==> flow/design.v <==
module alu(
    output[16 - 1:0] data_out,
	 output 							  valid_out,
	 output 							  cmd_out,
	 input [16 - 1:0] data_in,
	 input 							  valid_in,
	 input 							  cmd_in,
	 output 									 amm_read,
	 output[8 - 1:0] amm_address,
	 input [8 - 1:0] amm_readdata,
	 input 									 amm_waitrequest,
	 input[1:0] 							 amm_response,
	 input clk,
	 input rst_n
    );
	reg[2:0] state;
	reg[5:0] nof_operands; 				 
	reg[3:0] opcode; 						 
	reg[7:0] operand[0:63];				 
	reg error;								 
	reg[11:0] result;						 
	reg[5:0] last_index;					 
	reg[5:0] current_index;				 
	reg[5:0] nof;							 
	reg      first_indirect;			 
	reg[7:0] shiftop1, shiftop2;
	wire[1:0] mod = data_in[9:8];		 
	wire[7:0] operand_dir = data_in[7:0];
	wire[7:0] cur_address = operand[current_index];
	wire      bad_address = (cur_address > 'h0F && cur_address < 'h30) || (cur_address > 'h7F && cur_address < 'hA0);
	wire      payload_beat = valid_in && !cmd_in;
	always @(posedge clk) begin
		if(!rst_n) begin
			state <= 3'd0;
		end
		else begin
		case(state)
			3'd0: begin
						if(cmd_in == 1 && valid_in == 1) begin
							opcode <= data_in[11:8];
							nof_operands <= data_in[5:0];
							nof <= data_in[5:0];
							last_index <= 0;
							current_index <= 0;
							first_indirect <= 0;
							shiftop1 <= 0;
							shiftop2 <= 0;
							error <= 0;
							result <= (data_in[11:8] == 1) ? 12'hFFF : 12'h000;
							state <= 3'd1;
							if(data_in[5:0] == 0) begin
								error <= 1;
								state <= 3'd2;
							end
							if(data_in[5:0] != 1 && (data_in[11:8] == 4 || data_in[11:8] == 5 || data_in[11:8] == 6 || data_in[11:8] == 7)) begin
								error <= 1;
								state <= 3'd2;
							end
							if(data_in[5:0] != 2 && (data_in[11:8] == 8 || data_in[11:8] == 9))
								error <= 1;
						end
			end
			3'd1: begin
						if(payload_beat) begin
							if(mod == 2'b00) begin
								case(opcode)
									0: result <= result + operand_dir;
									1: result <= result & operand_dir;
									2:  result <= result | operand_dir;
									3: result <= result ^ operand_dir;
									4: result <= ~{4'b0, operand_dir};
									5: result <= operand_dir + 12'd1;
									6: result <= operand_dir - 12'd1;
									7: result <= ~{4'b0, operand_dir} + 12'd1;
									8, 9: begin
										if(nof == nof_operands) shiftop1 <= operand_dir;
										else shiftop2 <= operand_dir;
									end
									default: ;
								endcase
							end
							if(mod == 2'b01) begin
								operand[last_index] <= operand_dir;
								last_index <= last_index + 1;
								if(nof == nof_operands) first_indirect <= 1;
							end
							nof <= nof - 1;
							if(nof == 1) begin
								if(error || (last_index == 0 && mod != 2'b01))
									state <= 3'd2;
								else
									state <= 3'd4;
							end
						end
			end
			3'd4: begin
				if(bad_address) begin
					error <= 1;
					state <= 3'd2;
				end
				else if(amm_waitrequest == 0) begin
					if(amm_response != 2'b00) begin
						error <= 1;
						state <= 3'd2;
					end
					else begin
						current_index <= current_index + 1;
						case(opcode)
							0: result <= result + amm_readdata;
							1: result <= result & amm_readdata;
							2:  result <= result | amm_readdata;
							3: result <= result ^ amm_readdata;
							4: result <= ~{4'b0, amm_readdata};
							5: result <= amm_readdata + 12'd1;
							6: result <= amm_readdata - 12'd1;
							7: result <= ~{4'b0, amm_readdata} + 12'd1;
							8, 9: begin
								if(first_indirect && current_index == 0) shiftop1 <= amm_readdata;
								else shiftop2 <= amm_readdata;
							end
							default: ;
						endcase
						if(current_index + 1 == last_index)
							state <= 3'd2;
					end
				end
			end
			3'd2: state <= 3'd3;
			default: state <= 3'd0;
		endcase
		end
	end
	reg[16 - 1:0]  		reg_data_out;
	reg 							  		reg_valid_out;
	reg 							  		reg_cmd_out;
	reg[11:0]                     final_result;
	always @(*) begin
		final_result = result;
		if(opcode == 4 || opcode == 7)
			final_result = {4'b0, result[7:0]};
		if(opcode == 8)
			final_result = {4'b0, shiftop1} >> shiftop2;
		if(opcode == 9)
			final_result = {4'b0, shiftop1 << shiftop2};
		if(error == 1)
			final_result = 12'hBAD;
		reg_data_out = 0;
		reg_valid_out = 0;
		reg_cmd_out = 0;
		if(state == 3'd2) begin
			reg_data_out[4] = error;
			reg_data_out[3:0] = opcode;
			reg_valid_out = 1;
			reg_cmd_out = 1;
		end
		if(state == 3'd3) begin
			reg_data_out[11:0] = final_result;
			reg_valid_out = 1;
		end
	end
	assign data_out = reg_data_out;
	assign valid_out = reg_valid_out;
	assign cmd_out = reg_cmd_out;
	assign amm_address = cur_address;
	assign amm_read = (state == 3'd4) && !bad_address;
endmodule
**From RTL to reports: alu**

What the tools print for alu, step after step.
Line numbers count from 1 in the design file above.
Library cell names are shortened.
Not given: n/a

- Design top: alu
- Clock input: clk
- Standard-cell library: sky130hd
- Library corner: tt_025C_1v80

**Elaborated design**

Source: Yosys, flattened and elaborated, memories not mapped. Widths are those after wreduce. Print and check cells do not count. Equal cells are merged and count once.
Memory sizes are those after Yosys's memory passes, which may raise the word count (mostly to a power of two), join words into wider ones and drop unused or constant bits.

- Flip-flop bits (word level): 61
- Bits in writable memories: 512
- Word width x clocked read ports: 8
- Memories kept: 1
- Output and inout port bits: 27

- Add/subtract/negate cells: 11
- Magnitude comparators: 4
- Equal/unequal tests: 46
- Shift operators: 2
- Mux-type cells: 88
- Bitwise gates (word level): 8
- Reduce/logical cells: 39

Memories:

| name | depth | width | read ports | wr ports | line | source |
|---|---|---|---|---|---|---|
| operand | 64 | 8 | 1 | 1 | 19 | `reg[7:0] operand[0:63];` |

Operator list:

| operator | number |
|---|---|
| parallel mux 12 bit (select 8 bit) | 2 |
| 2-to-1 mux 8 bit | 23 |
| 2-to-1 mux 12 bit | 12 |
| 2-to-1 mux 6 bit | 13 |
| parallel mux 8 bit (select 3 bit) | 2 |
| parallel mux 12 bit (select 3 bit) | 1 |
| parallel mux 6 bit (select 2 bit) | 3 |
| == test 4 x 3 -> 1 bit (second input constant) | 8 |
| inequality test 2 bit (second input constant) | 14 |
| adder 12 x 1 -> 12 bit (second input constant) | 2 |
| adder 12 x 8 -> 12 bit | 2 |
| AND 12 x 8 -> 12 bit | 2 |
| OR 12 x 8 -> 12 bit | 2 |
| XOR 12 x 8 -> 12 bit | 2 |
| AND reduction 12 bit | 2 |
| inverter 8 -> 12 bit | 2 |
| 2-to-1 mux 3 bit | 8 |
| logical NOT 6 bit | 3 |
| adder 8 x 1 -> 9 bit (second input constant) | 2 |
| subtractor 8 x 1 -> 9 bit (second input constant) | 2 |
| inequality test 9 bit (second input constant) | 2 |
| 2-to-1 mux 1 bit | 18 |
| == test 4 bit (second input constant) | 4 |
| AND reduction 5 bit | 3 |
| AND reduction 6 bit | 2 |
| >> shifter 8 x 8 -> 12 bit | 1 |
| parallel mux 3 bit (select 4 bit) | 1 |
| AND reduction 10 bit | 1 |

Other operator kinds: 36; their cells: 59.

**Longest topological paths**

Yosys ltp: most cells in a row. Word level: on the elaborated netlist, between registers, memories and ports. Mapped: between sequential cells and ports; inverters and the memories' decode and read muxes count.

- Depth in word-level cells: 9
- ABC_AREA: 0
- Mapped depth: 14

**Synthesis result**

The flow's flattened synthesis, as Yosys stat reports it; memories are mapped. The netlist is that of the ABC_AREA named above (0 if unset); the other value can give another one.

Cell types:

| cell | number | total area (sq um) |
|---|---|---|
| edfxtp_1 | 570 | 1.71E+04 |
| mux4_2 | 150 | 3,378.24 |
| ha_1 | 44 | 550.528 |
| nor2_1 | 135 | 506.736 |
| o21ai_0 | 84 | 420.403 |
| nand2_1 | 103 | 386.621 |
| a21oi_1 | 69 | 345.331 |
| xnor2_1 | 39 | 341.578 |
| clkbuf_1 | 63 | 236.477 |
| mux2i_1 | 23 | 230.221 |
| dfxtp_1 | 11 | 220.211 |
| nand3_1 | 38 | 190.182 |
| inv_1 | 50 | 187.68 |
| nor3_1 | 29 | 145.139 |
| buf_6 | 11 | 123.869 |
| xor2_1 | 14 | 122.618 |
| nor2b_1 | 17 | 106.352 |
| a222oi_1 | 10 | 100.096 |

Not listed: further types 52, cells in them 270.

- Standard cells after synthesis: 1,730
- Mapped area: 26,660.6 sq um
- Area of sequential cells: 17,336.6 sq um
- Flip-flops: 581
- Buffer cells: 107

**Worst setup path after synthesis**

OpenSTA on the mapped netlist: ideal clock, no wires. The path of least setup slack (recovery checks aside). Input and output delay are each 20% of the period. Register names are those of the netlist, which keeps one name where synthesis merged equal registers.

- Path type: reg-to-output
- From: reg (no name shown)
- To: out amm_address[0]
- Clock period: 10.0 ns
- External output delay: 2.000 ns
- Launch time at the first pin: 0.000 ns
- Data arrival time: 2.965 ns
- Data required time: 8.000 ns
- Path slack: 5.035 ns
- Path delay: 2.965 ns
- Driving pins on the path: 9
- Synthesis period reached: 4.965 ns

"path delay" is the arrival time less input delay plus setup time.
At an output port there is no setup time.
"driving pins on the path" counts driving pins, that of a launching flip-flop among them; a cell with two outputs on the path counts twice.
"synthesis period reached" = period - worst setup slack (recovery checks aside). The figure is calculated, with input and output delays left at 20% of the set period.

- Cell sequence: dfxtp_1 > buf_2 > buf_2 > buf_2 > clkbuf_1 > buf_1 > mux4_2 > mux4_2 > mux4_2

RTL lines, path post-synthesis:

| element | line | source |
|---|---|---|
| to (decl) | 9 | `output[8 - 1:0] amm_address,` |

Chain of elaborated cells between the ends: none given.

**Timing after layout**

From the final timing report of run A: the path of least setup slack in the routed layout; clock arrival at registers is part of the times.

- Path type: reg-to-output
- From: reg (no name shown)
- To: out amm_read
- Clock period: 7.02 ns
- External output delay: 1.40 ns
- Launch time at the first pin: 0.62 ns
- Data arrival time: 4.85 ns
- Data required time: 5.62 ns
- Path slack: 0.77 ns
- Driving pins on the path: 11

- Cell sequence: dfxtp_4 > buf_4 > mux4_2 > mux2_2 > o21ai_0 > o22ai_1 > a211o_1 > a21oi_1 > buf_4 > nor2_1 > clkdlybuf4s50_1

RTL lines, path post-layout:

| element | line | source |
|---|---|---|
| to (decl) | 8 | `output amm_read,` |

Chain of elaborated cells between the ends: none given.

Lab notebook: alu

Module alu, platform sky130hd: 3 stored runs of the flow (Yosys, OpenROAD) with differing settings, in no particular order. Input and output delays are each 20% of the period that was set; the output load is 0.01 pF.
"period achieved" means the clock period less the worst setup slack. The figure is calculated, with input and output delays left at 20% of the set period.
By "worst setup path time" is meant the share of the clock period that the worst setup path is allowed (20% is reserved at inputs, 20% at outputs), minus its slack. Clock arrival times at its registers enter into it.
"total power after layout" rests on the timing tool's default activity at the inputs, not on a simulated workload.

### Run A

Settings: `CORE_UTILIZATION=40`, `PLACE_DENSITY=0.6`, `period_ns=7.02`, `CAP_MARGIN=20`, `CORE_MARGIN=2`, `SLEW_MARGIN=20`

- Worst hold slack after layout: 0.565 ns
- Lowest setup slack: 0.768 ns
- Utilization of the finished layout: 0.454
- Total power after layout: 0.007569 W
- Setup TNS: 0.000 ns
- Total die area: 68,733.1 sq um
- Synthesized cell area: 26,660.6 sq um
- Period achieved: 6.252 ns
- Standard-cell area after routing: 29,873.7 sq um
- Worst setup path time: 4.85 ns
- Class of the worst setup path: reg-to-output

### Run B

Settings: `CAP_MARGIN=10`, `CELL_PAD_IN_SITES_GLOBAL_PLACEMENT=3`, `CORE_ASPECT_RATIO=0.61`, `CORE_MARGIN=6`, `CORE_UTILIZATION=57`, `CTS_CLUSTER_DIAMETER=374`, `CTS_CLUSTER_SIZE=37`, `GPL_ROUTABILITY_DRIVEN=0`, `HOLD_SLACK_MARGIN=0.09`, `MAX_ROUTING_LAYER=met5`, `PLACE_DENSITY_LB_ADDON=0.18`, `SETUP_SLACK_MARGIN=0.42`, `SLEW_MARGIN=30`, `TNS_END_PERCENT=5`, `period_ns=4.57`

- Worst hold slack after layout: 0.613 ns
- Lowest setup slack: 0.225 ns
- Utilization of the finished layout: 0.649
- Total power after layout: 0.009437 W
- Setup TNS: 0.000 ns
- Total die area: 52,267.2 sq um
- Synthesized cell area: 26,660.6 sq um
- Period achieved: 4.345 ns
- Standard-cell area after routing: 29,757.3 sq um
- Worst setup path time: 3.43 ns
- Class of the worst setup path: reg-to-output

### Run C

Settings: `CELL_PAD_IN_SITES_DETAIL_PLACEMENT=1`, `CORE_ASPECT_RATIO=0.54`, `CORE_MARGIN=3`, `CORE_UTILIZATION=63`, `CTS_CLUSTER_SIZE=23`, `GPL_TIMING_DRIVEN=1`, `PLACE_DENSITY_LB_ADDON=0.0`, `SETUP_SLACK_MARGIN=-0.19`, `period_ns=6.61`, `CAP_MARGIN=20`, `SLEW_MARGIN=20`

- Worst hold slack after layout: 0.585 ns
- Lowest setup slack: 0.664 ns
- Utilization of the finished layout: 0.71
- Total power after layout: 0.0078 W
- Setup TNS: 0.000 ns
- Total die area: 44,941.2 sq um
- Synthesized cell area: 26,660.6 sq um
- Period achieved: 5.946 ns
- Standard-cell area after routing: 29,176.7 sq um
- Worst setup path time: 4.62 ns
- Class of the worst setup path: reg-to-output
